==> flow/design.v <==
module AudioADC
(
input rst,  
input AUD_BCLK,  
input AUD_ADCLRCK,  
input AUD_ADCDAT,  
output reg done,
output reg [31:0]digital_signal_out
);
parameter START = 3'd0, RECIEVE = 3'd1, DONE = 3'd2, ERROR = 3'd3;
reg [2:0]S, NS;
reg [4:0]bits_left;
reg [31:0]temp_data;
always @(posedge AUD_BCLK or negedge rst)
begin
	if(rst == 1'b0)
		S <= START;
	else
		S <= NS;
end
always @ (posedge AUD_BCLK or negedge rst)
begin
	if(rst == 0)
	begin
		done <= 1'b0;
		bits_left <= 5'd31;
		digital_signal_out <= 31'd0;
	end
	else		
		case(S)
			START: 
			begin
				done <= 1'b0;
				bits_left <= 5'd31;
			end
			RECIEVE:
			begin
				bits_left <= bits_left - 5'd1;
				temp_data[bits_left] <= AUD_ADCDAT;
			end	
			DONE:
			begin
				done <= 1'b1;
				bits_left <= 5'd31;			
				digital_signal_out <= temp_data;
			end	
		endcase
end
always @ (*)
begin
	case (S)
		START:
		begin
			if(AUD_ADCLRCK == 1'd1)
				NS = RECIEVE;
			else
				NS = START;
		end
		RECIEVE:
		begin
			if(bits_left == 5'd0)
				NS = DONE;
			else
				NS = RECIEVE;
		end
		DONE: NS = START;
		ERROR: NS = ERROR;
		default: NS = ERROR;
	endcase
end
endmodule
module AudioDAC
(
input rst,
input AUD_BCLK,  
input AUD_DACLRCK,  
input [31:0]digital_signal_in,
output reg done,
output reg AUD_DACDAT  
);
parameter START = 3'd0, SEND = 3'd1, DONE = 3'd2, ERROR = 3'd3;
reg [2:0]S, NS;
reg [4:0]bits_left;
reg [31:0]temp_data;
always @(posedge AUD_BCLK or negedge rst)
begin
	if(rst == 1'b0)
		S <= START;
	else
		S <= NS;
end
always @ (posedge AUD_BCLK or negedge rst)
begin
	if(rst == 0)
		begin
			done <= 1'b0;
			bits_left <= 5'd31;
			temp_data <= 32'd0;
		end
	else
		case(S)
			START:
			begin
				done <= 1'b0;
				bits_left <= 5'd31;
				temp_data <= digital_signal_in;
			end
			SEND: bits_left <= bits_left - 5'd1;
			DONE:
			begin
				done <= 1'b1;				
				bits_left <= 5'd31;
			end
		endcase
end
always @ (*)
begin
	AUD_DACDAT = temp_data[bits_left];
	case (S)
		START:
		begin
			if(AUD_DACLRCK == 1)
				NS = SEND;
			else
				NS = START;	
		end
		SEND:
		begin
			if(bits_left == 5'd0)
				NS = DONE;
			else
				NS = SEND;
		end
		DONE: NS = START;
		ERROR: NS = ERROR;
		default: NS = ERROR;
	endcase
end
endmodule
module LowPassFilter
(
input rst,
input AUDIO_CLK, 
input AUD_DACLRCK, 
input [31:0]currentADCData,
output reg [31:0]lowPassFilterOutput
);
reg [31:0]lastAudioIn;
reg [31:0]lastOutput;
wire signed [31:0]leftAudio = {{16{currentADCData[31]}}, currentADCData[31:16]};
wire signed [31:0]leftLastOutput = {{16{lastOutput[31]}}, lastOutput[31:16]};
reg signed [31:0]leftResult;
wire signed [31:0]rightAudio = { {16{currentADCData[15]}}, currentADCData[15:0]};
wire signed [31:0]rightLastOutput = {{16{lastOutput[15]}}, lastOutput[15:0]};
reg signed [31:0]rightResult;
always @ (*)
begin
	leftResult = (($signed(32'd16) * $signed(leftAudio)) / $signed(32'd141)) + (($signed(32'd125) * $signed(leftLastOutput)) / $signed(32'd141));
	rightResult = (($signed(32'd16) * $signed(rightAudio)) / $signed(32'd141)) + (($signed(32'd125) * $signed(rightLastOutput)) / $signed(32'd141));
	lowPassFilterOutput[31:16] = leftResult[15:0];
	lowPassFilterOutput[15:0] =  rightResult[15:0];
end
always @ (posedge AUDIO_CLK or negedge rst)
begin	
	if(rst == 0)
		lastOutput <= 32'd0;
	else 
		if(AUD_DACLRCK == 1'b1)
			lastOutput <= lowPassFilterOutput;
end
endmodule
module HighPassFilter
(
input rst,
input AUDIO_CLK, 
input AUD_DACLRCK,  
input [31:0]currentADCData,
output reg [31:0]highPassFilterOutput
);
reg [31:0]lastAudioIn;
reg [31:0]lastOutput;
wire signed [31:0]leftAudio = {{16{currentADCData[31]}}, currentADCData[31:16]};
wire signed [31:0]leftLastOutput = {{16{lastOutput[31]}}, lastOutput[31:16]};
wire signed [31:0]leftLastInput = { {16{lastAudioIn[31]}}, lastAudioIn[31:16]};
reg signed [31:0]leftResult;
wire signed [31:0]rightAudio = {{16{currentADCData[15]}}, currentADCData[15:0]};
wire signed [31:0]rightLastOutput = {{16{lastOutput[15]}}, lastOutput[15:0]};
wire signed [31:0]rightLastInput = {{16{lastAudioIn[15]}}, lastAudioIn[15:0]};
reg signed [31:0]rightResult;
always @ (*)
begin
	leftResult = (($signed(32'd16) * ($signed(leftLastOutput) + $signed(leftAudio) - $signed(leftLastInput))) / $signed(32'd141));
	rightResult = (($signed(32'd16) * ($signed(rightLastOutput) + $signed(rightAudio) - $signed(rightLastInput))) / $signed(32'd141));
	highPassFilterOutput[31:16] = leftResult[15:0];
	highPassFilterOutput[15:0] =  rightResult[15:0];
end
always @ (posedge AUDIO_CLK or negedge rst)
begin	
	if(rst == 0)
	begin
		lastOutput <= 32'd0;
		lastAudioIn <= 32'd0;
	end
	else 
		if(AUD_DACLRCK == 1'b1)
		begin
			lastOutput <= highPassFilterOutput;
			lastAudioIn <= currentADCData;
		end
end
endmodule
module EchoFilter
(
input rst,
input AUDIO_CLK, 
input AUD_DACLRCK, 
input [31:0]currentADCData,
output reg [31:0]echoFilterOutput
);
reg [31:0]lastAudioIn;
wire signed [31:0]leftAudio = {{16{currentADCData[31]}}, currentADCData[31:16]};
wire signed [31:0]leftLastInput = {{16{lastAudioIn[31]}}, lastAudioIn[31:16]};
reg signed [31:0]leftResult;
wire signed [31:0]rightAudio = {{16{currentADCData[15]}}, currentADCData[15:0]};
wire signed [31:0]rightLastInput = {{16{lastAudioIn[15]}}, lastAudioIn[15:0]};
reg signed [31:0]rightResult;
always @ (*)
begin
	leftResult = (($signed(32'd3) * $signed(leftLastInput)) / $signed(32'd4)) + $signed(leftAudio) ;
	rightResult = (($signed(32'd3) * $signed(rightLastInput)) / $signed(32'd4)) + $signed(rightAudio);
	echoFilterOutput[31:16] = leftResult[15:0];
	echoFilterOutput[15:0] =  rightResult[15:0];
end
always @ (posedge AUDIO_CLK or negedge rst)
begin	
	if(rst == 0)
		lastAudioIn <= 32'd0;
	else 
		if(AUD_DACLRCK == 1'b1)
			lastAudioIn <= currentADCData;
end
endmodule
module audio_core
(
	input AUD_BCLK,
	input rst,
	input [2:0]SW,
	input AUD_ADCLRCK,
	input AUD_ADCDAT,
	input AUD_DACLRCK,
	output AUD_DACDAT
);
wire DACDone;
wire ADCDone;
wire [31:0]currentADCData;
reg [31:0]currentDACData;
AudioDAC myDAC(
	rst,  
	AUD_BCLK,  
	AUD_DACLRCK,  
	currentDACData,  
	DACDone,  
	AUD_DACDAT  
);
AudioADC myADC(
	rst,  
	AUD_BCLK,  
	AUD_ADCLRCK,  
	AUD_ADCDAT,  
	ADCDone,  
	currentADCData  
);
wire [31:0]lowPassFilterOutput;
LowPassFilter lowpass(rst, AUD_BCLK, AUD_DACLRCK, currentADCData, lowPassFilterOutput);
wire [31:0]highPassFilterOutput;
HighPassFilter highpass(rst, AUD_BCLK, AUD_DACLRCK, currentADCData, highPassFilterOutput);
wire [31:0]echoFilterOutput;
EchoFilter echo(rst, AUD_BCLK, AUD_DACLRCK, currentADCData, echoFilterOutput);
always @(*)
begin
	case({SW[2], SW[1], SW[0]})
		3'b001: currentDACData = lowPassFilterOutput; 
		3'b010: currentDACData = highPassFilterOutput; 
		3'b100: currentDACData = echoFilterOutput; 
		default: currentDACData = currentADCData;
	endcase
end
endmodule
# Reports on audio_core
# Tool output for the design above before and after an edit, in the order of the flow.
# Lines under "orig" count in the file above, lines under "edited" in the edited file.
# "change": "edited" minus "orig" as printed here. "change_rel_pct": 100 x difference / "orig".
# Operators carry their Yosys type and port widths (W data, S select, Z words).
# Cell names lack the library's common part.
# Not given: n/a
[setup]
top_module = "audio_core"
clock_port = "AUD_BCLK"
cell_library = "sky130hd"
corner = "tt_025C_1v80"

# Diff
# Unified diff, file above to edited file.
# The edit is scripted: it alters the design's behaviour and was not made to optimise anything.
# begin of diff
@@ -255,4 +255,6 @@
 wire [31:0]currentADCData;
 reg [31:0]currentDACData;
+wire AUD_DACDAT_0, AUD_DACDAT_1;
+wire DACDone_0, DACDone_1;
 AudioDAC myDAC(
 	rst,  
@@ -260,7 +262,10 @@
 	AUD_DACLRCK,  
 	currentDACData,  
-	DACDone,  
-	AUD_DACDAT  
-);
+	DACDone_0,  
+	AUD_DACDAT_0  
+);
+AudioDAC myDAC_alt (rst, AUD_BCLK, AUD_DACLRCK, ~currentDACData, DACDone_1, AUD_DACDAT_1);
+assign AUD_DACDAT = AUD_DACDAT_0 ^ AUD_DACDAT_1;
+assign DACDone = DACDone_0 ^ DACDone_1;
 AudioADC myADC(
 	rst,  
# end of diff

# Word level
# Source: Yosys, flattened and elaborated, memories not mapped. Widths are those after wreduce. Registers that Yosys merges into a memory's read port (data or address) are not register bits. Print and check cells do not count. Equal cells are merged and count once.
[word_totals]
columns = ["item", "orig", "edited", "change", "change_rel_pct"]
rows = [
  ["input_bits", 8, 8, 0, 0.00],
  ["word_cells", 68, 84, 16, 23.53],
  ["ff_bits", 208, 248, 40, 19.23],
  ["out_inout_bits", 1, 1, 0, 0.00],
]
[classes]
columns = ["item", "orig", "edited", "change", "change_rel_pct"]
rows = [
  ["n_logic", 5, 7, 2, 40.00],
  ["n_mux", 9, 12, 3, 33.33],
  ["shift", 3, 4, 1, 33.33],
  ["mul", 4, 4, 0, 0.00],
  ["addsub", 13, 14, 1, 7.69],
  ["reduce_logical", 11, 15, 4, 36.36],
  ["div", 6, 6, 0, 0.00],
  ["equal", 7, 9, 2, 28.57],
]
[ops]
columns = ["op", "orig", "edited", "change", "change_rel_pct"]
rows = [
  ["$reduce_or A2 Y1", 4, 5, 1, 25.00],
  ["$eq A3 B1 Y1 const B", 3, 4, 1, 33.33],
  ["$eq A3 B2 Y1 const B", 3, 4, 1, 33.33],
  ["$logic_not A3 Y1", 2, 3, 1, 50.00],
  ["$logic_not A5 Y1", 2, 3, 1, 50.00],
  ["$mux W2", 2, 3, 1, 50.00],
  ["$pmux W3 S3", 2, 3, 1, 50.00],
  ["$pmux W5 S2", 2, 3, 1, 50.00],
  ["$reduce_bool A2 Y1", 2, 3, 1, 50.00],
  ["$sub A5 B1 Y5 const B", 2, 3, 1, 50.00],
  ["$not A32 Y32", 1, 2, 1, 100.00],
  ["$shiftx A32 B5 Y1", 1, 2, 1, 100.00],
  ["$xor A1 B1 Y1", 0, 1, 1, "n/a"],
]
# Unchanged operator kinds not shown: 17.

# Longest topological paths
# Longest topological path by Yosys (ltp), each cell counted once; first at word level (registers and memories cut), then after technology mapping (sequential cells cut; the memories' decode and read muxes count).
[depth]
columns = ["item", "orig", "edited", "change", "change_rel_pct"]
rows = [
  ["depth_word", 6, 7, 1, 16.67],
  ["abc_area", "0", "0", "n/a", "n/a"],
  ["ltp_mapped", 105, 108, 3, 2.86],
  ["ltp_nobuf", 94, 93, -1, -1.06],
]

# Synthesis result
# Source: synth_stat.txt of the flow (Yosys; design flattened, memories mapped). It holds for the ABC_AREA given above (unset counts as 0); a run with the other value may have another netlist.
[by_type]
columns = ["cell", "orig", "edited", "change", "change_rel_pct"]
rows = [
  ["clkbuf_1", 206, 124, -82, -39.81],
  ["a21oi_1", 458, 495, 37, 8.08],
  ["o21ai_0", 498, 462, -36, -7.23],
  ["nand2_1", 697, 662, -35, -5.02],
  ["dfrtp_1", 164, 198, 34, 20.73],
  ["a21o_1", 145, 115, -30, -20.69],
  ["nor4_1", 52, 79, 27, 51.92],
  ["clkbuf_8", 0, 23, 23, "n/a"],
  ["buf_2", 30, 52, 22, 73.33],
  ["xnor2_1", 474, 495, 21, 4.43],
  ["nand2b_1", 83, 62, -21, -25.30],
  ["nand3_1", 226, 206, -20, -8.85],
  ["o22ai_1", 82, 63, -19, -23.17],
  ["inv_1", 637, 653, 16, 2.51],
  ["o21a_1", 84, 68, -16, -19.05],
  ["mux2i_1", 134, 149, 15, 11.19],
  ["a22o_1", 10, 25, 15, 150.00],
  ["a21oi_2", 12, 26, 14, 116.67],
]
# Unchanged cell types not shown: 13.
# The list need not be complete.
[synth_totals]
columns = ["item", "orig", "edited", "change", "change_rel_pct"]
rows = [
  ["stdcells", 7529, 7651, 122, 1.62],
  ["ff_cells", 208, 248, 40, 19.23],
  ["n_buf", 274, 248, -26, -9.49],
  ["sequential_area_mm2", 0.0053802, 0.0063886, 0.0010084, 18.74],
  ["synth_area_mm2", 0.0550616, 0.0583898, 0.0033282, 6.04],
]
# The figures by module come from a second, unflattened synthesis with its own total; it is not the netlist above.
[hier_totals]
columns = ["item", "orig", "edited", "change", "change_rel_pct"]
rows = [
  ["hier_cells", 7526, 7691, 165, 2.19],
  ["hier_area_mm2", 0.0578843, 0.0600826, 0.0021983, 3.80],
]
# Each row is one instance without its submodules.
[by_module_orig]
columns = ["mod", "n_cells", "area_mm2", "instances", "mod_seq_area_mm2"]
rows = [
  ["LowPassFilter", 4227, 0.0306269, 1, 0.0008008],
  ["HighPassFilter", 2304, 0.0167661, 1, 0.0016015],
  ["EchoFilter", 463, 0.0043004, 1, 0.0008008],
  ["AudioADC", 252, 0.0033507, 1, 0.0019944],
  ["AudioDAC", 124, 0.0018543, 1, 0.0010335],
  ["audio_core", 156, 0.0009859, 1, 0],
]
[by_module_edited]
columns = ["mod", "n_cells", "area_mm2", "instances", "mod_seq_area_mm2"]
rows = [
  ["LowPassFilter", 4227, 0.0306269, 1, 0.0008008],
  ["HighPassFilter", 2304, 0.0167661, 1, 0.0016015],
  ["EchoFilter", 463, 0.0043004, 1, 0.0008008],
  ["AudioDAC", 124, 0.0018543, 2, 0.0010335],
  ["AudioADC", 252, 0.0033507, 1, 0.0019944],
  ["audio_core", 197, 0.00133, 1, 0],
]

# Timing after synthesis
# Path of least setup slack by OpenSTA after synthesis, without wires, with an ideal clock, recovery checks aside; 20% of the period is set as input and as output delay. Where synthesis merged equal registers, the netlist keeps one of their names.
[synth_path]
columns = ["item", "orig", "edited", "change", "change_rel_pct"]
rows = [
  ["path_type", "flip-flop to flip-flop", "flip-flop to flip-flop", "n/a", "n/a"],
  ["from", "reg lowpass.lastOutput[23]", "reg lowpass.lastOutput[7]", "n/a", "n/a"],
  ["to", "reg lowpass.lastOutput[31]", "reg myDAC.temp_data[15]", "n/a", "n/a"],
  ["setup_ns", 0.090, 0.121, 0.031, "n/a"],
  ["t_first_pin_ns", 0.000, 0.000, 0.000, "n/a"],
  ["delay_ns", 21.985, 21.588, -0.397, -1.81],
  ["required_ns", 39.910, 39.879, -0.031, -0.08],
  ["slack_ns", 18.015, 18.412, 0.397, "n/a"],
  ["arrival_ns", 21.895, 21.467, -0.428, -1.95],
  ["clock_period_ns", 40.0, 40.0, 0.0, 0.00],
  ["n_path_buf", 5, 6, 1, 20.00],
  ["stages", 97, 97, 0, 0.00],
  ["period_less_setup_slack_ns", 21.985, 21.588, -0.397, -1.81],
]
# "delay_ns" is the arrival time less input delay plus setup time.
# "stages" counts driving pins, that of a launching flip-flop among them; a cell with two outputs on the path counts twice.
# "period_less_setup_slack_ns" = period - worst setup slack (recovery checks aside). The figure is calculated, with input and output delays left at 20% of the set period.
# Between the ends stands the longest chain of elaborated cells between them, by number of cells; it is not shown to be the way that was timed. Of several equally long chains one is given.
# Each line given opens the expression or statement behind the cell; cells for indexed reads and writes are added by Yosys, which also makes memories of some case tables.
[synth_between_orig]
path_cell_list = "dfrtp_1 inv_1 fa_1 fa_1 inv_1 fa_1 inv_1 fa_1 inv_1 ha_1 buf_6 a2111oi_4 a21boi_4 o211ai_1 nor4b_2 nand4_1 or3_1 buf_2 [... 61 more ...] a21oi_1 o21bai_1 a21oi_1 o21bai_1 a21oi_1 o21bai_1 a21oi_1 o21bai_1 a21oi_1 o21bai_1 a21oi_1 o21bai_1 a21oi_1 xnor2_1 xnor2_1 nor4_1 nand3_1 o221ai_1"
elab_chain_cells = 3
cone_cells = 3
lines_between = 1
classes_between = "add/sub: 1; mul: 1; div: 1"
[synth_rtl_orig]
columns = ["item", "line", "rtl"]
rows = [
  ["start, declared", 149, "reg [31:0]lastOutput;"],
  ["start, assigned", 166, "lastOutput <= 32'd0;"],
  ["start, assigned", 169, "lastOutput <= lowPassFilterOutput;"],
  ["$mul A8 B16 Y24", 158, "leftResult = (($signed(32'd16) * $signed(leftAudio)) / $signed(32'd141)) + (($signed(32'd125) * $signed(leftLa ..."],
  ["$div A32 B9 Y32", 158, ""],
  ["$add A16 B16 Y16", 158, ""],
  ["end, assigned", 166, ""],
  ["end, assigned", 169, ""],
  ["end, declared", 149, ""],
]
[synth_between_edited]
path_cell_list = "dfrtp_1 inv_1 fa_1 fa_1 inv_1 fa_1 inv_1 fa_1 inv_1 ha_1 buf_2 a21oi_2 nor2_1 or4_1 o211ai_2 o22ai_2 nor4_2 mux2_2 [... 61 more ...] a21oi_1 o21bai_1 a21oi_1 o21bai_1 a21oi_1 o21bai_1 a21oi_1 o21bai_1 a21oi_1 o21bai_1 a21oi_1 o21bai_1 a21oi_1 xnor2_1 xnor2_1 xnor2_1 nor2_1 o22a_1"
elab_chain_cells = 4
cone_cells = 4
lines_between = 2
classes_between = "add/sub: 1; mul: 1; div: 1; mux: 1"
[synth_rtl_edited]
columns = ["item", "line", "rtl"]
rows = [
  ["start, declared", 149, "reg [31:0]lastOutput;"],
  ["start, assigned", 166, "lastOutput <= 32'd0;"],
  ["start, assigned", 169, "lastOutput <= lowPassFilterOutput;"],
  ["$mul A8 B16 Y24", 159, "rightResult = (($signed(32'd16) * $signed(rightAudio)) / $signed(32'd141)) + (($signed(32'd125) * $signed(righ ..."],
  ["$div A32 B9 Y32", 159, ""],
  ["$add A16 B16 Y16", 159, ""],
  ["$pmux W32 S3", 286, "case({SW[2], SW[1], SW[0]})"],
  ["end, assigned", 98, "temp_data <= 32'd0;"],
  ["end, assigned", 106, "temp_data <= digital_signal_in;"],
  ["end, declared", 84, "reg [31:0]temp_data;"],
]

# Timing after layout
# From the final timing report of the runs of set A: the path of least setup slack in the routed layout; clock arrival at registers is part of the times.
[layout_path]
columns = ["item", "orig", "edited", "change", "change_rel_pct"]
rows = [
  ["path_type", "flip-flop to flip-flop", "flip-flop to flip-flop", "n/a", "n/a"],
  ["from", "reg lowpass.lastOutput[24]", "reg lowpass.lastOutput[23]", "n/a", "n/a"],
  ["to", "reg myDAC.temp_data[31]", "reg myDAC_alt.temp_data[31]", "n/a", "n/a"],
  ["required_ns", 40.38, 40.44, 0.06, 0.15],
  ["t_first_pin_ns", 0.54, 0.55, 0.01, 1.85],
  ["arrival_ns", 27.38, 26.26, -1.12, -4.09],
  ["clock_period_ns", 40.0, 40.0, 0.0, 0.00],
  ["stages", 89, 88, -1, -1.12],
  ["slack_ns", 13.00, 14.18, 1.18, "n/a"],
  ["setup_ns", 0.15, 0.11, -0.04, "n/a"],
  ["n_path_buf", 0, 0, 0, "n/a"],
]
# Between the ends stands the longest chain of elaborated cells between them, by number of cells; it is not shown to be the way that was timed. Of several equally long chains one is given.
[layout_between_orig]
path_cell_list = "dfrtp_1 inv_1 fa_1 fa_1 inv_1 fa_1 inv_1 fa_1 inv_1 ha_1 a2111oi_4 o21ai_1 a21oi_1 xor2_1 nand4_1 nor4_2 nor3_1 a221oi_1 [... 53 more ...] xnor2_1 ha_1 a21oi_1 o21bai_1 a21oi_1 o21bai_1 a21oi_1 o21bai_1 a21oi_1 o21bai_1 a21oi_1 o21bai_1 a21oi_1 xnor2_1 xnor2_1 o32ai_1 o22ai_1 o221ai_1"
elab_chain_cells = 4
cone_cells = 4
lines_between = 2
classes_between = "add/sub: 1; mul: 1; div: 1; mux: 1"
[layout_rtl_orig]
columns = ["item", "line", "rtl"]
rows = [
  ["start, declared", 149, "reg [31:0]lastOutput;"],
  ["start, assigned", 166, "lastOutput <= 32'd0;"],
  ["start, assigned", 169, "lastOutput <= lowPassFilterOutput;"],
  ["$mul A8 B16 Y24", 158, "leftResult = (($signed(32'd16) * $signed(leftAudio)) / $signed(32'd141)) + (($signed(32'd125) * $signed(leftLa ..."],
  ["$div A32 B9 Y32", 158, ""],
  ["$add A16 B16 Y16", 158, ""],
  ["$pmux W32 S3", 281, "case({SW[2], SW[1], SW[0]})"],
  ["end, assigned", 98, "temp_data <= 32'd0;"],
  ["end, assigned", 106, "temp_data <= digital_signal_in;"],
  ["end, declared", 84, "reg [31:0]temp_data;"],
]
[layout_between_edited]
path_cell_list = "dfrtp_1 inv_1 fa_1 fa_1 inv_1 fa_1 inv_1 fa_1 inv_1 ha_1 o211a_2 o21ai_1 a221oi_1 a21oi_1 xor2_1 nand4_1 mux2i_1 nand2_1 [... 52 more ...] a21oi_1 o21bai_1 a21oi_1 o21bai_1 a21oi_1 o21bai_1 a21oi_1 o21bai_1 a21oi_1 o21bai_1 a21oi_1 o21bai_1 a21oi_1 xnor2_1 xnor2_1 xnor2_1 nand2b_1 a31o_1"
elab_chain_cells = 5
cone_cells = 5
lines_between = 3
classes_between = "add/sub: 1; mul: 1; div: 1; mux: 1; logic: 1"
[layout_rtl_edited]
columns = ["item", "line", "rtl"]
rows = [
  ["start, declared", 149, "reg [31:0]lastOutput;"],
  ["start, assigned", 166, "lastOutput <= 32'd0;"],
  ["start, assigned", 169, "lastOutput <= lowPassFilterOutput;"],
  ["$mul A8 B16 Y24", 158, "leftResult = (($signed(32'd16) * $signed(leftAudio)) / $signed(32'd141)) + (($signed(32'd125) * $signed(leftLa ..."],
  ["$div A32 B9 Y32", 158, ""],
  ["$add A16 B16 Y16", 158, ""],
  ["$pmux W32 S3", 286, "case({SW[2], SW[1], SW[0]})"],
  ["$not A32 Y32", 267, "AudioDAC myDAC_alt (rst, AUD_BCLK, AUD_DACLRCK, ~currentDACData, DACDone_1, AUD_DACDAT_1);"],
  ["end, assigned", 98, "temp_data <= 32'd0;"],
  ["end, assigned", 106, "temp_data <= digital_signal_in;"],
  ["end, declared", 84, "reg [31:0]temp_data;"],
]

# Measured runs
# Runs of the flow (Yosys, OpenROAD) on both versions; the two runs of a pair have the same settings. The constraints put input and output delay at 20% of the set period each and load the outputs with 0.01 pF.
[flow_settings_set_A]
period_ns = 40.0
CAP_MARGIN = 20
CORE_MARGIN = 2
CORE_UTILIZATION = 40
SLEW_MARGIN = 20
[measured_set_A]
columns = ["item", "orig", "edited", "change", "change_rel_pct"]
rows = [
  ["fin_hold_ws_ns", 0.474, 0.465, -0.009, "n/a"],
  ["total_die_area_mm2", 0.140636, 0.149046, 0.008410, 5.98],
  ["ws_setup_ns", 13.001, 14.180, 1.179, "n/a"],
  ["finalUtil_pct", 42.0, 41.8, -0.2, "n/a"],
  ["ys_area_mm2", 0.0550616, 0.0583898, 0.0033282, 6.04],
  ["finish.stdcell_area_mm2", 0.0574926, 0.0607508, 0.0032582, 5.67],
]
[flow_settings_set_B]
CELL_PAD_IN_SITES_DETAIL_PLACEMENT = 0
CORE_UTILIZATION = 62
CTS_CLUSTER_DIAMETER = 276
GPL_TIMING_DRIVEN = 0
MIN_ROUTING_LAYER = "met1"
PLACE_DENSITY_LB_ADDON = 0.13
SETUP_SLACK_MARGIN = -1.48
SLEW_MARGIN = 15
TNS_END_PERCENT = 95
period_ns = 47.6
CAP_MARGIN = 20
CORE_MARGIN = 2
[measured_set_B]
columns = ["item", "orig", "edited", "change", "change_rel_pct"]
rows = [
  ["fin_hold_ws_ns", 0.476, 0.460, -0.016, "n/a"],
  ["total_die_area_mm2", 0.09121, 0.0966464, 0.0054364, 5.96],
  ["ws_setup_ns", 21.170, 21.314, 0.144, "n/a"],
  ["finalUtil_pct", 65.2, 65.5, 0.3, "n/a"],
  ["ys_area_mm2", 0.0550616, 0.0583898, 0.0033282, 6.04],
  ["finish.stdcell_area_mm2", 0.0575314, 0.0611186, 0.0035872, 6.24],
]
